==> flow/design.v <==
module S_AXI_LITE#(
		parameter integer S_AXI_LITE_SIZE = 5,
		parameter integer S_AXI_DATA_SIZE = 32 
		)(
		input S_AXI_ACLK,
		input S_AXI_ARESETN,
        input  [ 31 : 0] S_AXI_LITE_ARADDR,
        output S_AXI_LITE_ARREADY,
        input  S_AXI_LITE_ARVALID,
        output S_AXI_LITE_RVALID,
        input  S_AXI_LITE_RREADY,
        output [S_AXI_DATA_SIZE - 1: 0] S_AXI_LITE_RDATA,
        input  [ 31 : 0] S_AXI_LITE_AWADDR,
        output S_AXI_LITE_AWREADY,
        input  S_AXI_LITE_AWVALID,
        input  S_AXI_LITE_WVALID,
        output S_AXI_LITE_WREADY,
        input  [S_AXI_DATA_SIZE - 1: 0] S_AXI_LITE_WDATA,
        output S_AXI_LITE_BVALID,
        input S_AXI_LITE_BREADY
		);
		reg [S_AXI_DATA_SIZE - 1: 0] axi_reg0;
		reg [S_AXI_DATA_SIZE - 1: 0] axi_reg1;
		reg [S_AXI_DATA_SIZE - 1: 0] axi_reg2;
		reg [S_AXI_DATA_SIZE - 1: 0] axi_reg3;
		reg [S_AXI_DATA_SIZE - 1: 0] axi_reg4;
		reg [S_AXI_DATA_SIZE - 1: 0] axi_reg5;
        reg [ 31 : 0] axi_araddr ;
        reg [ 31 : 0] axi_awaddr ;
        reg [S_AXI_DATA_SIZE - 1: 0] axi_wdata;
        reg [S_AXI_DATA_SIZE - 1: 0] axi_rdata;
        reg awready;
        reg wready;
        reg awlatch;
        reg bvalid;
        reg axi_wen;
        reg axi_wack;
        reg arready;
        reg rvalid;
        reg axi_rvalid;
        assign S_AXI_LITE_AWREADY = awready;
        assign S_AXI_LITE_WREADY  = wready;
        assign S_AXI_LITE_BVALID = bvalid;
        assign S_AXI_LITE_ARREADY = arready;
        assign S_AXI_LITE_RVALID = axi_rvalid;
        assign S_AXI_LITE_RDATA = axi_rdata;
        always@(posedge S_AXI_ACLK)
          if(S_AXI_ARESETN == 'b0)
            bvalid <= 0;
          else if(S_AXI_LITE_BREADY && ~bvalid)
            bvalid <= 'b1;
          else
            bvalid <= 'b0;
        always@(posedge S_AXI_ACLK)
          if(S_AXI_ARESETN == 'b0)
            awready <= 'b0;
          else if(S_AXI_LITE_AWVALID && S_AXI_LITE_WVALID && ~awready)
            awready <= 'b1;
          else if(wready)
            awready <= 'b0;
          else
            awready <= awready;
        always@(posedge S_AXI_ACLK)
            if(S_AXI_ARESETN == 'b0)
                axi_awaddr <= 0;
            else if (awready)
                axi_awaddr <= S_AXI_LITE_AWADDR;
            else
                axi_awaddr <= axi_awaddr;
        always@(posedge S_AXI_ACLK)
          if(S_AXI_ARESETN == 'b0)
            wready <= 0;
          else if(S_AXI_LITE_WVALID && ~wready && awready)
            wready <= 'b1;
          else
            wready <= 'b0;
        always@(posedge S_AXI_ACLK)
          if(S_AXI_ARESETN == 'b0) begin
            axi_wdata <= 0;
            axi_wen <= 0;
          end else if(awready && wready) begin
            axi_wdata <= S_AXI_LITE_WDATA;
            axi_wen <= 'b1;
          end else if(axi_wen)
            axi_wen <= 'b0;
          else begin
            axi_wdata <= axi_wdata;
            axi_wen <= axi_wen;
          end
        always@(posedge S_AXI_ACLK)
          if(S_AXI_ARESETN == 'b0)begin
		    axi_reg0 <= 0;
		    axi_reg1 <= 0;
		    axi_reg2 <= 0;
		    axi_reg3 <= 0;
		    axi_reg4 <= 0;
		    axi_reg5 <= 0;
		  end else if (axi_awaddr[ S_AXI_LITE_SIZE - 1 :0] == 5'd0)begin
            if(axi_wen) begin
             axi_reg0<= axi_wdata;
             axi_wack <= 'b1;
            end else begin
             axi_reg0<= axi_reg0;
             axi_wack <= 'b0;
            end
		  end else if (axi_awaddr[ S_AXI_LITE_SIZE - 1 :0] == 5'd4)begin
            if(axi_wen) begin
             axi_reg1<= axi_wdata;
             axi_wack <= 'b1;
            end else begin
             axi_reg1<= axi_reg1;
             axi_wack <= 'b0;
            end
		  end else if (axi_awaddr[ S_AXI_LITE_SIZE - 1 :0] == 5'd8)begin
            if(axi_wen) begin
             axi_reg2<= axi_wdata;
             axi_wack <= 'b1;
            end else begin
             axi_reg2<= axi_reg2;
             axi_wack <= 'b0;
            end
		  end else if (axi_awaddr[ S_AXI_LITE_SIZE - 1 :0] == 5'd12)begin
            if(axi_wen) begin
             axi_reg3<= axi_wdata;
             axi_wack <= 'b1;
            end else begin
             axi_reg3<= axi_reg3;
             axi_wack <= 'b0;
            end
		  end else if (axi_awaddr[ S_AXI_LITE_SIZE - 1 :0] == 5'd16)begin
            if(axi_wen) begin
             axi_reg4<= axi_wdata;
             axi_wack <= 'b1;
            end else begin
             axi_reg4<= axi_reg4;
             axi_wack <= 'b0;
            end
		  end else if (axi_awaddr[ S_AXI_LITE_SIZE - 1 :0] == 5'd20)begin
            if(axi_wen) begin
             axi_reg5<= axi_wdata;
             axi_wack <= 'b1;
            end else begin
             axi_reg5<= axi_reg5;
             axi_wack <= 'b0;
            end
		  end
        always@(posedge  S_AXI_ACLK)
          if(S_AXI_ARESETN == 'b0)
            arready <= 'b0;
          else if(S_AXI_LITE_ARVALID && ~arready)
            arready <= 'b1;
          else
            arready <= 'b0;
        always@(posedge S_AXI_ACLK)
          if(S_AXI_ARESETN == 'b0)
            axi_araddr <= 0;
          else if(arready)
            axi_araddr <= S_AXI_LITE_ARADDR;
          else
            axi_araddr <= axi_araddr;
        always@(posedge  S_AXI_ACLK)
          if(S_AXI_ARESETN == 'b0)
            rvalid <= 'b0;
          else if(arready && S_AXI_LITE_RREADY && ~rvalid)
            rvalid <= 'b1;
          else
            rvalid <= 'b0;
        always@(posedge S_AXI_ACLK)
          if(S_AXI_ARESETN == 'b0)begin
            axi_rvalid <= 'b0;
            axi_rdata <= 'b0;
		  end else if(axi_araddr[ S_AXI_LITE_SIZE - 1 :0] == 5'd0)begin
            if(rvalid)begin
              axi_rdata <= axi_reg0;
              axi_rvalid <= 'b1;
            end else begin
              axi_rvalid <= 'b0;
              axi_rdata <= axi_rdata;
            end
		  end else if(axi_araddr[ S_AXI_LITE_SIZE - 1 :0] == 5'd4)begin
            if(rvalid)begin
              axi_rdata <= axi_reg1;
              axi_rvalid <= 'b1;
            end else begin
              axi_rvalid <= 'b0;
              axi_rdata <= axi_rdata;
            end
		  end else if(axi_araddr[ S_AXI_LITE_SIZE - 1 :0] == 5'd8)begin
            if(rvalid)begin
              axi_rdata <= axi_reg2;
              axi_rvalid <= 'b1;
            end else begin
              axi_rvalid <= 'b0;
              axi_rdata <= axi_rdata;
            end
		  end else if(axi_araddr[ S_AXI_LITE_SIZE - 1 :0] == 5'd12)begin
            if(rvalid)begin
              axi_rdata <= axi_reg3;
              axi_rvalid <= 'b1;
            end else begin
              axi_rvalid <= 'b0;
              axi_rdata <= axi_rdata;
            end
		  end else if(axi_araddr[ S_AXI_LITE_SIZE - 1 :0] == 5'd16)begin
            if(rvalid)begin
              axi_rdata <= axi_reg4;
              axi_rvalid <= 'b1;
            end else begin
              axi_rvalid <= 'b0;
              axi_rdata <= axi_rdata;
            end
		  end else if(axi_araddr[ S_AXI_LITE_SIZE - 1 :0] == 5'd20)begin
            if(rvalid)begin
              axi_rdata <= axi_reg5;
              axi_rvalid <= 'b1;
            end else begin
              axi_rvalid <= 'b0;
              axi_rdata <= axi_rdata;
            end
			end else begin
              axi_rvalid <= 'b0;
              axi_rdata <= axi_rdata;
            end
endmodule
; Tool chain data of S_AXI_LITE
; Tool output for the design above, in the order of the flow.
; Line numbers count from 1 in the design file above.
; Library cell names are shortened.
; Not given: -
[design]
top = S_AXI_LITE
clock_port = S_AXI_ACLK
library = sky130hd
pvt_corner = tt_025C_1v80

; After elaboration
; Yosys after proc, flatten, opt, wreduce and memory -nomap, before mapping. Memory bits, and registers merged into a memory's read port (data or address), are not among the register bits. Print and check cells are not counted. Equal cells are merged and count once.
[word_totals]
word_cells = 89
output_inout_bits = 37
ff_bits = 273
inputBits = 103
[classes]
bitwise = 10
reduce_logical = 20
n_eq = 16
n_mux = 26
[op_table]
columns = operator, n
row1 = 2-to-1 mux 32 bit, 12
row2 = equality test 5 x 4 -> 1 bit with constant B, 4
row3 = equality test 5 bit with constant B, 4
row4 = AND reduction 7 bit, 2
row5 = 2-to-1 mux 1 bit, 14
row6 = != test 2 bit with constant B, 6
row7 = inverter 1 bit, 10
row8 = equality test 5 x 3 -> 1 bit with constant B, 2
row9 = zero test 5 bit, 2
row10 = logical AND 1 bit, 9
row11 = AND reduction 6 bit, 1
row12 = nonzero test 6 bit, 1
row13 = AND reduction 5 bit, 1
row14 = AND reduction 4 bit, 1
row15 = AND reduction 3 bit, 1
row16 = AND reduction 2 bit, 1
row17 = nonzero test 2 bit, 1

; Longest topological paths
; Depth = most cells in a row (Yosys ltp): at word level without a register or memory, in the mapped netlist without a sequential cell, where the memories' decode and read muxes count.
[logic_depth]
word_depth = 7
abc_area = 0
depth_mapped = 7
ltp_nobuf = 4

; Mapped cells and area
; Yosys stat after the flow's synthesis: flattened, memories mapped to cells. It holds for the ABC_AREA given above (unset counts as 0); a run with the other value may have another netlist.
; Totals and module areas in this step are rounded.
[by_type]
columns = cell, n, area_total_um2
row1 = dfxtp_1, 273, 5.47E+03
row2 = nand2_1, 389, 1460.15
row3 = a21oi_1, 226, 1.13E+03
row4 = mux2i_1, 42, 420.403
row5 = clkbuf_1, 82, 307.795
row6 = a22o_1, 32, 280.269
row7 = o21ai_0, 50, 250.24
row8 = a211oi_1, 31, 232.723
row9 = o32ai_1, 21, 183.926
row10 = buf_2, 35, 175.168
row11 = nand3_1, 35, 175.168
row12 = nor2_1, 46, 172.666
row13 = and3_1, 26, 162.656
row14 = a21boi_0, 17, 127.622
row15 = o221ai_1, 9, 78.826
row16 = o22a_1, 9, 78.826
row17 = o211ai_1, 10, 75.072
row18 = a21boi_1, 5, 37.536
; Not listed: further types 31, cells in them 53.
[synth_totals]
mapped_cells = 1391
mapped_area_um2 = 11200
sequential_area_um2 = 5465
buf_cells = 130
flip_flops = 273

; Timing after synthesis
; Path of least setup slack by OpenSTA after synthesis, without wires, with an ideal clock, recovery checks aside; 20% of the period is set as input and as output delay. Where synthesis merged equal registers, the netlist keeps one of their names.
[synth_timing]
kind = input to register
from = input port S_AXI_ARESETN
to = register axi_wdata[10]
t_arrival_ps = 1869
path_buffers = 2
path_slack_ps = 2072
delay_ps = 1129
launch_ps = 800
in_delay_ps = 800
required_ps = 3940
path_stages = 5
clock_period_ps = 4000
setup_ps = 60
synth_period_reached_ps = 1928
; "delay_ps" is the arrival time less input delay plus setup time.
; "path_stages" counts driving pins, that of a launching flip-flop among them; a cell with two outputs on the path counts twice.
; "synth_period_reached_ps" = period - worst setup slack (recovery checks aside). The figure is calculated, with input and output delays left at 20% of the set period.
; A register here has more assigning lines than the two given.
[synth_via]
cell_sequence = clkbuf_1 -> inv_2 -> a21oi_1 -> clkbuf_1 -> a22o_1
[synth_lines]
columns = element, line
row1 = "start, declared", 6  ; input S_AXI_ARESETN,
row2 = "end, assigned", 79  ; axi_wdata <= 0;
row3 = "end, assigned", 87  ; axi_wdata <= axi_wdata;
row4 = "end, declared", 30  ; reg [S_AXI_DATA_SIZE - 1: 0] axi_wdata;
; No chain of elaborated cells between the ends is given.

; Path in the finished layout
; From the final timing report of entry A: the path of least setup slack in the routed layout; clock arrival at registers is part of the times.
; The report prints the path's times to 10 ps; the period is as set.
[layout_timing]
kind = register to register
from = register axi_araddr[1]
to = register axi_rdata[17]
path_buffers = 4
required_ps = 2100
t_arrival_ps = 2250
path_slack_ps = -140
clock_period_ps = 1630
setup_ps = 60
path_stages = 9
launch_ps = 550
; Between the ends stands the longest chain of elaborated cells between them, by number of cells; it is not shown to be the way that was timed. Of several equally long chains one is given.
; Each line given opens the expression or statement behind the cell; cells for indexed reads and writes are added by Yosys, which also makes memories of some case tables.
; A register here has more assigning lines than the two given.
[layout_via]
cell_sequence = dfxtp_4 -> buf_6 -> or3_4 -> buf_6 -> nor2_4 -> buf_8 -> buf_12 -> o32ai_4 -> a21oi_1
elab_chain_len = 7
cone_cells = 20
lines_between = 6
cone_classes = eq/ne: 11; mux: 6; reduce/logical: 3
[layout_lines]
columns = element, line
row1 = "start, assigned", 156  ; axi_araddr <= 0;
row2 = "start, assigned", 160  ; axi_araddr <= axi_araddr;
row3 = equality test 5 bit, 212  ; end else if(axi_araddr[ S_AXI_LITE_SIZE - 1 :0] == 5'd20)begin
row4 = 2-to-1 mux 32 bit, 212
row5 = 2-to-1 mux 32 bit, 204  ; end else if(axi_araddr[ S_AXI_LITE_SIZE - 1 :0] == 5'd16)begin
row6 = 2-to-1 mux 32 bit, 196  ; end else if(axi_araddr[ S_AXI_LITE_SIZE - 1 :0] == 5'd12)begin
row7 = 2-to-1 mux 32 bit, 188  ; end else if(axi_araddr[ S_AXI_LITE_SIZE - 1 :0] == 5'd8)begin
row8 = 2-to-1 mux 32 bit, 180  ; end else if(axi_araddr[ S_AXI_LITE_SIZE - 1 :0] == 5'd4)begin
row9 = 2-to-1 mux 32 bit, 172  ; end else if(axi_araddr[ S_AXI_LITE_SIZE - 1 :0] == 5'd0)begin
row10 = "end, assigned", 174  ; axi_rdata <= axi_reg0;
row11 = "end, assigned", 178  ; axi_rdata <= axi_rdata;
row12 = "end, declared", 31  ; reg [S_AXI_DATA_SIZE - 1: 0] axi_rdata;

Subject: flow runs of S_AXI_LITE

Hi,

Measured data: module S_AXI_LITE, platform sky130hd, 3 stored runs of the flow under differing settings, order arbitrary. Input and output delays are each 20% of the period that was set; the output load is 0.01 pF.
By "achieved_clock_period_ps" is meant the clock period of the run minus its worst setup slack. This is arithmetic on one report: input and output delays are still those of the set period (20% each).
"worst_path_allowed_less_slack_ps" means the part of the period allowed to the worst setup path (the constraints hold back 20% at inputs and 20% at outputs) less its slack; where the path has registers, the arrival times of their clocks count too.
"power.total_mw": no workload was simulated; the value follows from the tool's default switching activity.
"worst_path_allowed_less_slack_ps" is given in steps of 10 ps.
Values from the reports are rounded here.

# entry A
==> flow/run.sh <==
#!/bin/bash
# the make line also repeats the synthesis and layout settings of config.mk as NAME=value (left out here)
make -C /OpenROAD-flow-scripts/flow DESIGN_CONFIG=/design/flow/config.mk WORK_HOME=/design/flow/orfs CLKGATE_MAP_FILE= finish
==> flow/config.mk <==
export PLATFORM = sky130hd
export DESIGN_NAME = S_AXI_LITE
export DESIGN_NICKNAME = S_AXI_LITE
export VERILOG_FILES = /design/flow/design.v
export SDC_FILE = /design/flow/constraint.sdc
export NUM_CORES = 4
export LEC_CHECK = 0
export CAP_MARGIN = 10
export CELL_PAD_IN_SITES_DETAIL_PLACEMENT = 0
export CORE_ASPECT_RATIO = 1.66
export CORE_MARGIN = 2
export CORE_UTILIZATION = 42
export CTS_CLUSTER_SIZE = 85
export MAX_ROUTING_LAYER = met5
export SLEW_MARGIN = 40
==> flow/constraint.sdc <==
create_clock -name core_clock -period 1.63 [get_ports {S_AXI_ACLK}]
set_input_delay 0.3260 -clock core_clock [delete_from_list [all_inputs] [get_ports {S_AXI_ACLK}]]
set_output_delay 0.3260 -clock core_clock [all_outputs]
set_load 0.01 [all_outputs]

==> entry A: results <==
yosys.chip_area_um2=11200
dieArea_um2=28020
cell_area_final_um2=15000
finish.utilization_pct=56.8
timing.setup.ws_ps=-141
fin_tns_ps=-2624
hold_ws_ps=311
power.total_mw=14.53
achieved_clock_period_ps=1771
worst_path_allowed_less_slack_ps=1770
worst_path_kind="register to register"

# entry B
==> flow/run.sh <==
#!/bin/bash
# the make line also repeats the synthesis and layout settings of config.mk as NAME=value (left out here)
make -C /OpenROAD-flow-scripts/flow DESIGN_CONFIG=/design/flow/config.mk WORK_HOME=/design/flow/orfs CLKGATE_MAP_FILE= finish
==> flow/config.mk <==
export PLATFORM = sky130hd
export DESIGN_NAME = S_AXI_LITE
export DESIGN_NICKNAME = S_AXI_LITE
export VERILOG_FILES = /design/flow/design.v
export SDC_FILE = /design/flow/constraint.sdc
export NUM_CORES = 4
export LEC_CHECK = 0
export ABC_AREA = 0
export CAP_MARGIN = 35
export CELL_PAD_IN_SITES_DETAIL_PLACEMENT = 1
export CELL_PAD_IN_SITES_GLOBAL_PLACEMENT = 2
export CORE_ASPECT_RATIO = 0.56
export CORE_MARGIN = 9
export CORE_UTILIZATION = 40
export CTS_CLUSTER_DIAMETER = 354
export GPL_ROUTABILITY_DRIVEN = 0
export GPL_TIMING_DRIVEN = 0
export MAX_ROUTING_LAYER = met4
export MIN_ROUTING_LAYER = met2
export SETUP_SLACK_MARGIN = 0.67
export SLEW_MARGIN = 20
export TNS_END_PERCENT = 25
==> flow/constraint.sdc <==
create_clock -name core_clock -period 4.0 [get_ports {S_AXI_ACLK}]
set_input_delay 0.8000 -clock core_clock [delete_from_list [all_inputs] [get_ports {S_AXI_ACLK}]]
set_output_delay 0.8000 -clock core_clock [all_outputs]
set_load 0.01 [all_outputs]

==> entry B: results <==
yosys.chip_area_um2=11200
dieArea_um2=34590
cell_area_final_um2=13520
finish.utilization_pct=49.5
timing.setup.ws_ps=1110
fin_tns_ps=0
hold_ws_ps=427
power.total_mw=6.090
achieved_clock_period_ps=2890
worst_path_allowed_less_slack_ps=2890
worst_path_kind="register to register"

# entry C
==> flow/run.sh <==
#!/bin/bash
# the make line also repeats the synthesis and layout settings of config.mk as NAME=value (left out here)
make -C /OpenROAD-flow-scripts/flow DESIGN_CONFIG=/design/flow/config.mk WORK_HOME=/design/flow/orfs CLKGATE_MAP_FILE= finish
==> flow/config.mk <==
export PLATFORM = sky130hd
export DESIGN_NAME = S_AXI_LITE
export DESIGN_NICKNAME = S_AXI_LITE
export VERILOG_FILES = /design/flow/design.v
export SDC_FILE = /design/flow/constraint.sdc
export NUM_CORES = 4
export LEC_CHECK = 0
export ABC_AREA = 1
export CAP_MARGIN = 35
export CELL_PAD_IN_SITES_DETAIL_PLACEMENT = 1
export CELL_PAD_IN_SITES_GLOBAL_PLACEMENT = 2
export CORE_ASPECT_RATIO = 0.56
export CORE_MARGIN = 7
export CORE_UTILIZATION = 40
export CTS_CLUSTER_DIAMETER = 354
export GPL_ROUTABILITY_DRIVEN = 0
export GPL_TIMING_DRIVEN = 0
export MAX_ROUTING_LAYER = met5
export MIN_ROUTING_LAYER = met2
export PLACE_DENSITY = 0.48
export SETUP_SLACK_MARGIN = 0.67
export SLEW_MARGIN = 30
export TNS_END_PERCENT = 25
==> flow/constraint.sdc <==
create_clock -name core_clock -period 3.36 [get_ports {S_AXI_ACLK}]
set_input_delay 0.6720 -clock core_clock [delete_from_list [all_inputs] [get_ports {S_AXI_ACLK}]]
set_output_delay 0.6720 -clock core_clock [all_outputs]
set_load 0.01 [all_outputs]

==> entry C: results <==
yosys.chip_area_um2=10990
dieArea_um2=32500
cell_area_final_um2=13290
finish.utilization_pct=49.2
timing.setup.ws_ps=704
fin_tns_ps=0
hold_ws_ps=422
power.total_mw=7.194
achieved_clock_period_ps=2656
worst_path_allowed_less_slack_ps=1980
worst_path_kind="input to register"

Regards
